==> flow/design.v <==
module B2BCD_IP #(parameter WIDTH = 4, parameter DIGIT = 2)(
    Binary_code,
    BCD_code
);
input  [WIDTH-1: 0]   Binary_code;
output [4*DIGIT-1: 0]    BCD_code;
wire [4*DIGIT-1: 0] shift_result [2:WIDTH-1];
wire [4*DIGIT-1: 0]   add_result [2:WIDTH-2];
genvar i, j;
generate
    for(i=2; i<WIDTH; i=i+1)begin : loop_shift
        if(i==2)begin
            assign shift_result[i] = {{(4*DIGIT-3){1'b0}}, Binary_code[WIDTH-1 : WIDTH-3]};
        end
        else begin
            assign shift_result[i] = {add_result[i-1][4*DIGIT-2: 0], Binary_code[WIDTH-i-1]};
        end   
    end
    for(i=2; i<WIDTH-1; i=i+1)begin : loop_add1
        for(j=0; j<DIGIT; j=j+1)begin
            assign add_result[i][4*j+3:4*j] = (shift_result[i][4*j+3:4*j] > 4)? shift_result[i][4*j+3:4*j] + 3 : shift_result[i][4*j+3:4*j]; 
        end      
    end
endgenerate
assign BCD_code = shift_result[WIDTH-1];
endmodule
module UT_TOP (
    clk, 
    rst_n, 
    in_valid, 
    in_time,
    out_valid, 
    out_display, 
    out_day
);
input        clk, rst_n, in_valid;
input [30:0] in_time;
output reg       out_valid;
output reg [3:0] out_display;
output reg [2:0] out_day;
reg  [3:0]  current_state, next_state;
parameter IDLE       = 4'd0  ;
parameter INPUT      = 4'd1  ;
parameter CAL_16YEAR = 4'd2  ;
parameter CAL_4YEAR  = 4'd3  ;
parameter CAL_YEAR   = 4'd4  ;
parameter CAL_MONTH  = 4'd5  ;
parameter CAL_DAY    = 4'd6  ;
parameter CAL_4HOUR  = 4'd7  ;
parameter CAL_HOUR   = 4'd8  ;
parameter CAL_15MIN  = 4'd9  ;
parameter CAL_MIN    = 4'd10 ;
parameter CAL_SEC    = 4'd11 ;
parameter OUT        = 4'd12 ;
parameter time_16years      = 31'd504921600;   
parameter time_4years       = 31'd126230400;   
parameter time_common_years = 31'd31536000;    
parameter time_leap_years   = 31'd31622400;    
parameter time_odd_month    = 31'd2678400;     
parameter time_even_month   = 31'd2592000;     
parameter time_leap_month   = 31'd2505600;     
parameter time_com_month    = 31'd2419200;     
parameter time_day          = 31'd86400;       
parameter time_4hour        = 31'd14400;       
parameter time_hour         = 31'd3600;        
parameter time_15minute     = 31'd900;         
parameter time_minute       = 31'd60;          
reg [3:0] counter;
reg [30:0] in_time_reg;
reg leap;
reg [10:0] year;
reg [3:0]  month;
reg [4:0]  day;
reg [4:0]  hour;
reg [5:0]  minute;
reg [5:0]  second;
wire [10:0] temp_year;
wire [3:0]  temp_month;
wire [2:0]  week;
reg  [10:0] Binary_code;
wire [15:0] BCD_code;
assign temp_year =  (month < 3)? year-1 : year;
assign temp_month = (month < 3)? month + 12 : month;
assign week = (day + 2*temp_month + 3*(temp_month + 1)/5 + temp_year + temp_year/4 - temp_year/100 + temp_year/400 + 1) % 7;
B2BCD_IP #(11, 4) I_B2BCD_IP ( .Binary_code(Binary_code), .BCD_code(BCD_code) );
always @(*)begin
    case (counter)
        0 : Binary_code = year; 
        1 : Binary_code = year;
        2 : Binary_code = year;
        3 : Binary_code = year;
        4 : Binary_code = {7'b0, month};
        5 : Binary_code = {7'b0, month};
        6 : Binary_code = {6'b0, day};
        7 : Binary_code = {6'b0, day};
        8 : Binary_code = {6'b0, hour};
        9 : Binary_code = {6'b0, hour};
        10: Binary_code = {5'b0, minute};
        11: Binary_code = {5'b0, minute};
        12: Binary_code = {5'b0, second};
        13: Binary_code = {5'b0, second};  
        default: Binary_code = year;
    endcase
end
always @(*) begin
    leap = (year[1:0] == 2'b00)? 1: 0;
end
always @(posedge clk or negedge rst_n) begin
    if(!rst_n)begin
        in_time_reg <= 0;
    end
    else if(in_valid)begin
        in_time_reg <= in_time;
    end
    else if(next_state == CAL_16YEAR)begin
        in_time_reg <= (in_time_reg < time_16years)? in_time_reg : in_time_reg - time_16years;
    end
    else if(next_state == CAL_4YEAR)begin
        in_time_reg <= (in_time_reg < time_4years)? in_time_reg : in_time_reg - time_4years;
    end
    else if(next_state == CAL_YEAR)begin
        if(leap)
            in_time_reg <= (in_time_reg < time_leap_years)? in_time_reg : in_time_reg - time_leap_years;
        else
            in_time_reg <= (in_time_reg < time_common_years)? in_time_reg : in_time_reg - time_common_years;
    end
    else if(next_state == CAL_MONTH)begin
        if(month == 2 && leap) 
            in_time_reg <= (in_time_reg < time_leap_month)? in_time_reg: in_time_reg - time_leap_month;
        else if(month == 2 && !leap) 
            in_time_reg <= (in_time_reg < time_com_month)? in_time_reg: in_time_reg - time_com_month;
        else if(month == 1 || month == 3 || month == 5  || month == 7 || month == 8 || month == 10 || month == 12) 
            in_time_reg <= (in_time_reg < time_odd_month)? in_time_reg: in_time_reg - time_odd_month;
        else 
            in_time_reg <= (in_time_reg < time_even_month)? in_time_reg: in_time_reg - time_even_month;
    end
    else if(next_state == CAL_DAY)begin
        in_time_reg <= (in_time_reg < time_day)? in_time_reg: in_time_reg - time_day;
    end
    else if(next_state == CAL_4HOUR)begin
        in_time_reg <= (in_time_reg < time_4hour)? in_time_reg: in_time_reg - time_4hour;
    end
    else if(next_state == CAL_HOUR)begin
        in_time_reg <= (in_time_reg < time_hour)? in_time_reg: in_time_reg - time_hour;
    end
    else if(next_state == CAL_15MIN)begin
        in_time_reg <= (in_time_reg < time_15minute)? in_time_reg: in_time_reg - time_15minute;
    end
    else if(next_state == CAL_MIN)begin
        in_time_reg <= (in_time_reg < time_minute)? in_time_reg: in_time_reg - time_minute;
    end
end
always @(posedge clk or negedge rst_n) begin
    if(!rst_n)begin
        year <= 'd1970;
    end
    else if(next_state == CAL_16YEAR)begin
        year <= (in_time_reg < time_16years)? year: year + 'd16;
    end
    else if(next_state == CAL_4YEAR)begin
        year <= (in_time_reg < time_4years)? year: year + 'd4;
    end
    else if(next_state == CAL_YEAR)begin
        if(leap)
            year <= (in_time_reg < time_leap_years)? year: year + 'd1;
        else
            year <= (in_time_reg < time_common_years)? year: year + 'd1;
    end
    else if(next_state == IDLE)begin
        year <= 'd1970;
    end
end
always @(posedge clk or negedge rst_n) begin
    if(!rst_n)begin
        month <= 'd1;
    end
    else if(next_state == CAL_MONTH)begin
        if(month == 2 && leap) 
            month <= (in_time_reg < time_leap_month)? month: month + 'd1;
        else if(month == 2 && !leap) 
            month <= (in_time_reg < time_com_month)? month: month + 'd1;
        else if(month == 1 || month == 3 || month == 5  || month == 7 || month == 8 || month == 10 || month == 12)
            month <= (in_time_reg < time_odd_month)? month: month + 'd1;
        else 
            month <= (in_time_reg < time_even_month)? month: month + 'd1;
    end
    else if(next_state == IDLE)begin
        month <= 'd1;
    end
end
always @(posedge clk or negedge rst_n) begin
    if(!rst_n)begin
        day <= 'd1;
    end
    else if(next_state == CAL_DAY)begin
        day <= (in_time_reg < time_day)? day : day + 'd1;
    end
    else if(next_state == IDLE)begin
        day <= 'd1;
    end
end
always @(posedge clk or negedge rst_n) begin
    if(!rst_n)begin
        hour <= 'd0;
    end
    else if(next_state == CAL_4HOUR)begin
        hour <= (in_time_reg < time_4hour)? hour : hour + 'd4;
    end
    else if(next_state == CAL_HOUR)begin
        hour <= (in_time_reg < time_hour)? hour : hour + 'd1;
    end
    else if(next_state == IDLE)begin
        hour <= 'd0;
    end
end
always @(posedge clk or negedge rst_n) begin
    if(!rst_n)begin
        minute <= 'd0;
    end
    else if(next_state == CAL_15MIN)begin
        minute <= (in_time_reg < time_15minute)? minute : minute + 'd15;
    end
    else if(next_state == CAL_MIN)begin
        minute <= (in_time_reg < time_minute)? minute : minute + 'd1;
    end
    else if(next_state == IDLE)begin
        minute <= 'd0;
    end
end
always @(*)begin
    second = in_time_reg[5:0];
end
always @(posedge clk or negedge rst_n) begin
    if(!rst_n)begin
        counter <= 'd0;
    end
    else if(next_state == OUT)begin
        counter <= counter + 1;
    end
    else if(next_state == IDLE)begin
        counter <= 'd0;
    end
end
always@(posedge clk or negedge rst_n)begin
    if(!rst_n)begin
        current_state <= IDLE;
    end
    else begin
        current_state <= next_state;
    end
end
always@(*)begin
    if(!rst_n)
        next_state = IDLE ;
    else begin
        case(current_state)
        IDLE:
            next_state = (!in_valid)? IDLE : INPUT;
        INPUT:
            next_state = CAL_16YEAR;
        CAL_16YEAR:
            next_state = (in_time_reg < time_16years)? CAL_4YEAR : CAL_16YEAR;
        CAL_4YEAR:
            next_state = (in_time_reg < time_4years)? CAL_YEAR : CAL_4YEAR;
        CAL_YEAR:begin
            if(leap) 
                next_state = (in_time_reg < time_leap_years)? CAL_MONTH : CAL_YEAR;
            else 
                next_state = (in_time_reg < time_common_years)? CAL_MONTH : CAL_YEAR;
        end
        CAL_MONTH:begin
            if(month == 2 && leap) 
                next_state = (in_time_reg < time_leap_month)? CAL_DAY : CAL_MONTH;
            else if(month == 2 && !leap) 
                next_state = (in_time_reg < time_com_month)? CAL_DAY : CAL_MONTH;
            else if(month == 1 || month == 3 || month == 5  || month == 7 || month == 8 || month == 10 || month == 12) 
                next_state = (in_time_reg < time_odd_month)? CAL_DAY : CAL_MONTH;
            else 
                next_state = (in_time_reg < time_even_month)? CAL_DAY : CAL_MONTH;
        end 
        CAL_DAY:
            next_state = (in_time_reg < time_day)? CAL_4HOUR : CAL_DAY;  
        CAL_4HOUR:
            next_state = (in_time_reg < time_4hour)? CAL_HOUR : CAL_4HOUR;
        CAL_HOUR:
            next_state = (in_time_reg < time_hour)? CAL_15MIN : CAL_HOUR;
        CAL_15MIN:
            next_state = (in_time_reg < time_15minute)? CAL_MIN : CAL_15MIN;
        CAL_MIN:
            next_state = (in_time_reg < time_minute)? OUT : CAL_MIN;
        OUT:
            next_state = (counter == 14)? IDLE : OUT;
        default :
            next_state = IDLE ;
        endcase
    end
end
always @(posedge clk or negedge rst_n) begin
    if (!rst_n) out_valid <= 'd0;
    else if(next_state == OUT) out_valid <= 'd1;
	else out_valid <= 'd0; 
end
always @(posedge clk or negedge rst_n) begin
	if (!rst_n) out_display <= 'd0;
    else if(next_state == OUT)begin
        case (counter)
            0 : out_display <= BCD_code[15:12];
            1 : out_display <= BCD_code[11:8];
            2 : out_display <= BCD_code[7:4];
            3 : out_display <= BCD_code[3:0];
            4 : out_display <= BCD_code[7:4];
            5 : out_display <= BCD_code[3:0];
            6 : out_display <= BCD_code[7:4];
            7 : out_display <= BCD_code[3:0];
            8 : out_display <= BCD_code[7:4];
            9 : out_display <= BCD_code[3:0];
            10: out_display <= BCD_code[7:4];
            11: out_display <= BCD_code[3:0];
            12: out_display <= BCD_code[7:4];
            13: out_display <= BCD_code[3:0];
        endcase
    end 
	else out_display <= 'd0;
end
always @(posedge clk or negedge rst_n) begin
	if (!rst_n) out_day <= 'd0;
    else if(next_state == OUT) out_day <= week;
	else out_day <= 'd0;
end
endmodule
Reports on UT_TOP --
What the tools print for UT_TOP, step after step. Lines are those of the file above, counted from 1. Not given: -
Design: top UT_TOP, clock clk, cell library sky130hd, corner tt_025C_1v80

Word level --
Source: Yosys, flattened and elaborated, memories not mapped. Widths are those after wreduce. Registers that Yosys merges into a memory's read port (data or address) are not register bits. Print and check cells do not count. Equal cells are merged and count once.
Storage and ports: register bits 78, latch bits 0, RAM bits 0, memory bits (read-only) 0, clocked read ports x word width 0, memories 0, input bits 34, output and inout bits 8, elaborated cells 333
Operators by class: add/subtract/negate cells 59, $mul 1, divide/modulo/power cells 4, $lt $le $gt $ge 40, eq/ne operators 70, shift operators 0, multiplexer cells 115, bitwise gates (word level) 0, reductions and logical operators 33
Operator list (count):
- 31-bit 2-to-1 mux | 27
- 11-bit by 9-bit divider with 32-bit output (second input constant) | 1
- 11-bit by 7-bit divider with 32-bit output (second input constant) | 1
- 4-bit 2-to-1 mux | 37
- 31-bit by 22-bit subtractor with 31-bit output (second input constant) | 4
- 31-bit by 22-bit < comparator with 1-bit output (second input constant) | 4
- 11-bit 2-to-1 mux | 10
- 32-bit by 3-bit divider with 32-bit output (second input constant) | 1
- 32-bit by 3-bit modulo with 32-bit output (second input constant) | 1
- 4-bit by 3-bit > comparator with 1-bit output (second input constant) | 22
- 4-bit by 2-bit adder with 4-bit output (second input constant) | 18
- 4-bit == test (second input constant) | 18
- 31-bit by 25-bit subtractor with 31-bit output (second input constant) | 2
- 31-bit by 25-bit < comparator with 1-bit output (second input constant) | 2
- 4-bit by 3-bit == test with 1-bit output (second input constant) | 14
- 11-bit case mux with 5-bit select | 1
- 4-bit case mux with 12-bit select | 1
- 5-bit 2-to-1 mux | 8
- 32-bit by 1-bit adder with 32-bit output (second input constant) | 1
- 32-bit by 11-bit adder with 32-bit output | 1
- 32-bit adder | 1
- 32-bit subtractor | 1
- 32-bit by 9-bit adder with 32-bit output | 1
- 4-bit by 2-bit == test with 1-bit output (second input constant) | 8
- 6-bit by 32-bit adder with 32-bit output | 1
- 31-bit by 10-bit subtractor with 31-bit output (second input constant) | 1
- 31-bit by 10-bit < comparator with 1-bit output (second input constant) | 1
- 31-bit by 12-bit subtractor with 31-bit output (second input constant) | 1
Other operator kinds: 61; their cells: 133.

Logic depth --
Yosys ltp: most cells in a row. Word level: on the elaborated netlist, between registers, memories and ports. Mapped: between sequential cells and ports; inverters and the memories' decode and read muxes count.
Logic depth: word-level depth 23, ABC_AREA 0, gate-level depth with buffers 77, mapped depth without buffers 72

Mapped cells and area --
Yosys stat after the flow's synthesis: flattened, memories mapped to cells. It holds for the ABC_AREA given above (unset counts as 0); a run with the other value may have another netlist.
Cell types:
- sky130_fd_sc_hd__dfrtp_1 | count 76, area in all 1.9E+03 sq um
- sky130_fd_sc_hd__ha_1 | count 130, area in all 1626.56 sq um
- sky130_fd_sc_hd__nand2_1 | count 245, area in all 919.632 sq um
- sky130_fd_sc_hd__a21oi_1 | count 175, area in all 875.84 sq um
- sky130_fd_sc_hd__o21ai_0 | count 174, area in all 870.835 sq um
- sky130_fd_sc_hd__nor2_1 | count 202, area in all 758.227 sq um
- sky130_fd_sc_hd__xnor2_1 | count 75, area in all 656.88 sq um
- sky130_fd_sc_hd__inv_1 | count 125, area in all 469.2 sq um
- sky130_fd_sc_hd__fa_1 | count 23, area in all 460.442 sq um
- sky130_fd_sc_hd__nand3_1 | count 84, area in all 420.403 sq um
- sky130_fd_sc_hd__clkbuf_1 | count 97, area in all 364.099 sq um
- sky130_fd_sc_hd__o211ai_1 | count 48, area in all 360.346 sq um
- sky130_fd_sc_hd__mux2i_1 | count 33, area in all 330.317 sq um
- sky130_fd_sc_hd__nor3_1 | count 62, area in all 310.298 sq um
- sky130_fd_sc_hd__a31oi_1 | count 44, area in all 275.264 sq um
- sky130_fd_sc_hd__dfstp_2 | count 10, area in all 262.752 sq um
- sky130_fd_sc_hd__xor2_1 | count 30, area in all 262.752 sq um
- sky130_fd_sc_hd__mux2_2 | count 18, area in all 202.694 sq um
Other cell types: 93; their cells: 531.
Mapped netlist: standard cells after synthesis 2182, synthesis area 15441.1 sq um, mapped flip-flops 86
The figures by module come from a second, unflattened synthesis with its own total; it is not the netlist above.
Second synthesis, totals: cells (unflattened synthesis) 2248, area (unflattened synthesis) 16153.0 sq um
Rows give one instance, submodules left out.
By module:
- UT_TOP | times used 1, cells 1934, area 13835.8 sq um, sequential area 2164.6 sq um
- B2BCD_IP | times used 1, cells 314, area 2317.2 sq um, sequential area 0.0 sq um

Timing after synthesis --
OpenSTA on the mapped netlist: ideal clock, no wires. The path of least setup slack (recovery checks aside). Input and output delay are each 20% of the period. Register names are those of the netlist, which keeps one name where synthesis merged equal registers.
Path after synthesis: path kind flip-flop to flip-flop, start point register month[2], end point register out_day[0], period 15.0 ns, launch time at the first pin 0.000 ns, arrival 15.744 ns, required time 14.868 ns, setup slack -0.876 ns, delay of the path 15.876 ns, stages 73, path buffers 4, synthesis period reached 15.876 ns
"delay of the path" is the arrival time less input delay plus setup time. "stages": output pins that drive a net of the path, with the launching flip-flop's if there is one; two outputs of one cell count as two. "synthesis period reached" is the clock period less the worst setup slack; recovery checks do not enter. This is arithmetic on one report: input and output delays are still those of the set period (20% each). At most two assigning lines are given for a register; there are more.
Between the ends, after synthesis: path through sky130_fd_sc_hd__dfrtp_1 sky130_fd_sc_hd__inv_1 sky130_fd_sc_hd__ha_1 sky130_fd_sc_hd__a21boi_1 sky130_fd_sc_hd__buf_1 sky130_fd_sc_hd__xnor2_1 sky130_fd_sc_hd__nor2_1 sky130_fd_sc_hd__xor2_1 sky130_fd_sc_hd__ha_1 sky130_fd_sc_hd__a21o_1 sky130_fd_sc_hd__a21oi_1 sky130_fd_sc_hd__clkbuf_1 sky130_fd_sc_hd__inv_1 sky130_fd_sc_hd__ha_1 sky130_fd_sc_hd__nor2_1 sky130_fd_sc_hd__a21oi_1 sky130_fd_sc_hd__a21oi_1 sky130_fd_sc_hd__nor2_1 [... 37 more ...] sky130_fd_sc_hd__mux2_4 sky130_fd_sc_hd__o31a_1 sky130_fd_sc_hd__or2_1 sky130_fd_sc_hd__a211o_1 sky130_fd_sc_hd__nand2_1 sky130_fd_sc_hd__ha_1 sky130_fd_sc_hd__inv_1 sky130_fd_sc_hd__a22oi_1 sky130_fd_sc_hd__a32oi_1 sky130_fd_sc_hd__nor2_1 sky130_fd_sc_hd__o21ai_0 sky130_fd_sc_hd__o21a_1 sky130_fd_sc_hd__ha_1 sky130_fd_sc_hd__inv_1 sky130_fd_sc_hd__a41oi_1 sky130_fd_sc_hd__a32oi_1 sky130_fd_sc_hd__xor2_1 sky130_fd_sc_hd__nor2_1
Ends and longest elaborated chain, after synthesis:
- start, declared | RTL line 72 | reg [3:0]  month;
- start, assigned | RTL line 179 | month <= (in_time_reg < time_leap_month)? month: month + 'd1;
- start, assigned | RTL line 181 | month <= (in_time_reg < time_com_month)? month: month + 'd1;
- end, assigned | RTL line 326 | if (!rst_n) out_day <= 'd0;
- end, assigned | RTL line 327 | else if(next_state == OUT) out_day <= week;
- end, declared | RTL line 40 | output reg [2:0] out_day;
Chain of elaborated cells between the ends: none given.

Worst path after layout --
Path of least setup slack in the final report of flow run A (OpenROAD, finished layout, wires in). Where an end is a register, its clock arrival counts in the times.
Path post-layout: path kind flip-flop to flip-flop, start point register month[0], end point register out_day[1], period 12.2 ns, launch time at the first pin 0.37 ns, arrival 15.51 ns, required time 12.46 ns, setup slack -3.04 ns, stages 73, path buffers 4
At most two assigning lines are given for a register; there are more.
Between the ends, post-layout: path through sky130_fd_sc_hd__dfstp_2 sky130_fd_sc_hd__ha_4 sky130_fd_sc_hd__a21boi_4 sky130_fd_sc_hd__buf_12 sky130_fd_sc_hd__xnor2_4 sky130_fd_sc_hd__xnor2_4 sky130_fd_sc_hd__ha_4 sky130_fd_sc_hd__a21o_1 sky130_fd_sc_hd__a21o_1 sky130_fd_sc_hd__xor2_1 sky130_fd_sc_hd__nor2_4 sky130_fd_sc_hd__inv_2 sky130_fd_sc_hd__ha_4 sky130_fd_sc_hd__nor2_4 sky130_fd_sc_hd__a21oi_2 sky130_fd_sc_hd__a21oi_2 sky130_fd_sc_hd__nor2_2 sky130_fd_sc_hd__o21a_1 [... 37 more ...] sky130_fd_sc_hd__nand3_1 sky130_fd_sc_hd__nand4bb_1 sky130_fd_sc_hd__a32oi_1 sky130_fd_sc_hd__and4bb_2 sky130_fd_sc_hd__a211o_1 sky130_fd_sc_hd__nand2_2 sky130_fd_sc_hd__ha_4 sky130_fd_sc_hd__a211o_1 sky130_fd_sc_hd__a32oi_2 sky130_fd_sc_hd__nor2_2 sky130_fd_sc_hd__o21ai_1 sky130_fd_sc_hd__o21a_1 sky130_fd_sc_hd__ha_2 sky130_fd_sc_hd__inv_2 sky130_fd_sc_hd__a41oi_2 sky130_fd_sc_hd__a32oi_2 sky130_fd_sc_hd__or2_1 sky130_fd_sc_hd__o211a_1
Ends and longest elaborated chain, post-layout:
- start, declared | RTL line 72 | reg [3:0]  month;
- start, assigned | RTL line 179 | month <= (in_time_reg < time_leap_month)? month: month + 'd1;
- start, assigned | RTL line 181 | month <= (in_time_reg < time_com_month)? month: month + 'd1;
- end, assigned | RTL line 326 | if (!rst_n) out_day <= 'd0;
- end, assigned | RTL line 327 | else if(next_state == OUT) out_day <= week;
- end, declared | RTL line 40 | output reg [2:0] out_day;
Chain of elaborated cells between the ends: none given.

Hand-over note for UT_TOP

3 stored runs of UT_TOP in the flow (synthesis by Yosys, layout by OpenROAD, sky130hd cells), in arbitrary order. Constraints: input delay and output delay 20% of the set period each, output load 0.01 pF.
"period reached" means the clock period less the worst setup slack. The figure is calculated, with input and output delays left at 20% of the set period.
"worst setup path time" = time allowed to the worst setup path (clock period - input delay - output delay, where it has them) - its slack; a late launch clock adds to it, a late capture clock takes from it.

* Flow run A | settings: CELL_PAD_IN_SITES_DETAIL_PLACEMENT 2; CELL_PAD_IN_SITES_GLOBAL_PLACEMENT 1; CORE_MARGIN 3; CORE_UTILIZATION 19; CTS_CLUSTER_DIAMETER 191; MAX_ROUTING_LAYER met4; SETUP_SLACK_MARGIN 0.24; period_ns 12.2; CAP_MARGIN 20; SLEW_MARGIN 20 | results: total die area 84724.7 sq um; period reached 15.244 ns; sum of negative setup slack -8.946 ns; post-route worst hold slack 0.510 ns; netlist area reported by Yosys 15441.1 sq um; standard-cell area of the final layout 20701.1 sq um; post-layout utilization 26.0%; worst setup slack after layout -3.044 ns; worst setup path time 15.24 ns; critical path kind flip-flop to flip-flop
* Flow run B | settings: period_ns 14.8; CAP_MARGIN 20; CORE_MARGIN 2; CORE_UTILIZATION 40; SLEW_MARGIN 20 | results: worst setup path time 14.30 ns; critical path kind flip-flop to flip-flop; sum of negative setup slack 0.000 ns; period reached 14.303 ns; standard-cell area of the final layout 18156.2 sq um; post-route worst hold slack 0.495 ns; total die area 40190.2 sq um; post-layout utilization 48.0%; netlist area reported by Yosys 15441.1 sq um; worst setup slack after layout 0.497 ns
* Flow run C | settings: ABC_AREA 0; CELL_PAD_IN_SITES_GLOBAL_PLACEMENT 0; CORE_UTILIZATION 57; CTS_CLUSTER_SIZE 12; GPL_TIMING_DRIVEN 1; HOLD_SLACK_MARGIN -0.02; TNS_END_PERCENT 10; period_ns 9.0; CAP_MARGIN 20; CORE_MARGIN 2; SLEW_MARGIN 20 | results: sum of negative setup slack -16.070 ns; period reached 14.433 ns; worst setup slack after layout -5.433 ns; standard-cell area of the final layout 19784.0 sq um; worst setup path time 14.43 ns; critical path kind flip-flop to flip-flop; netlist area reported by Yosys 15441.1 sq um; post-layout utilization 73.8%; total die area 28422.6 sq um; post-route worst hold slack 0.492 ns

End of note.
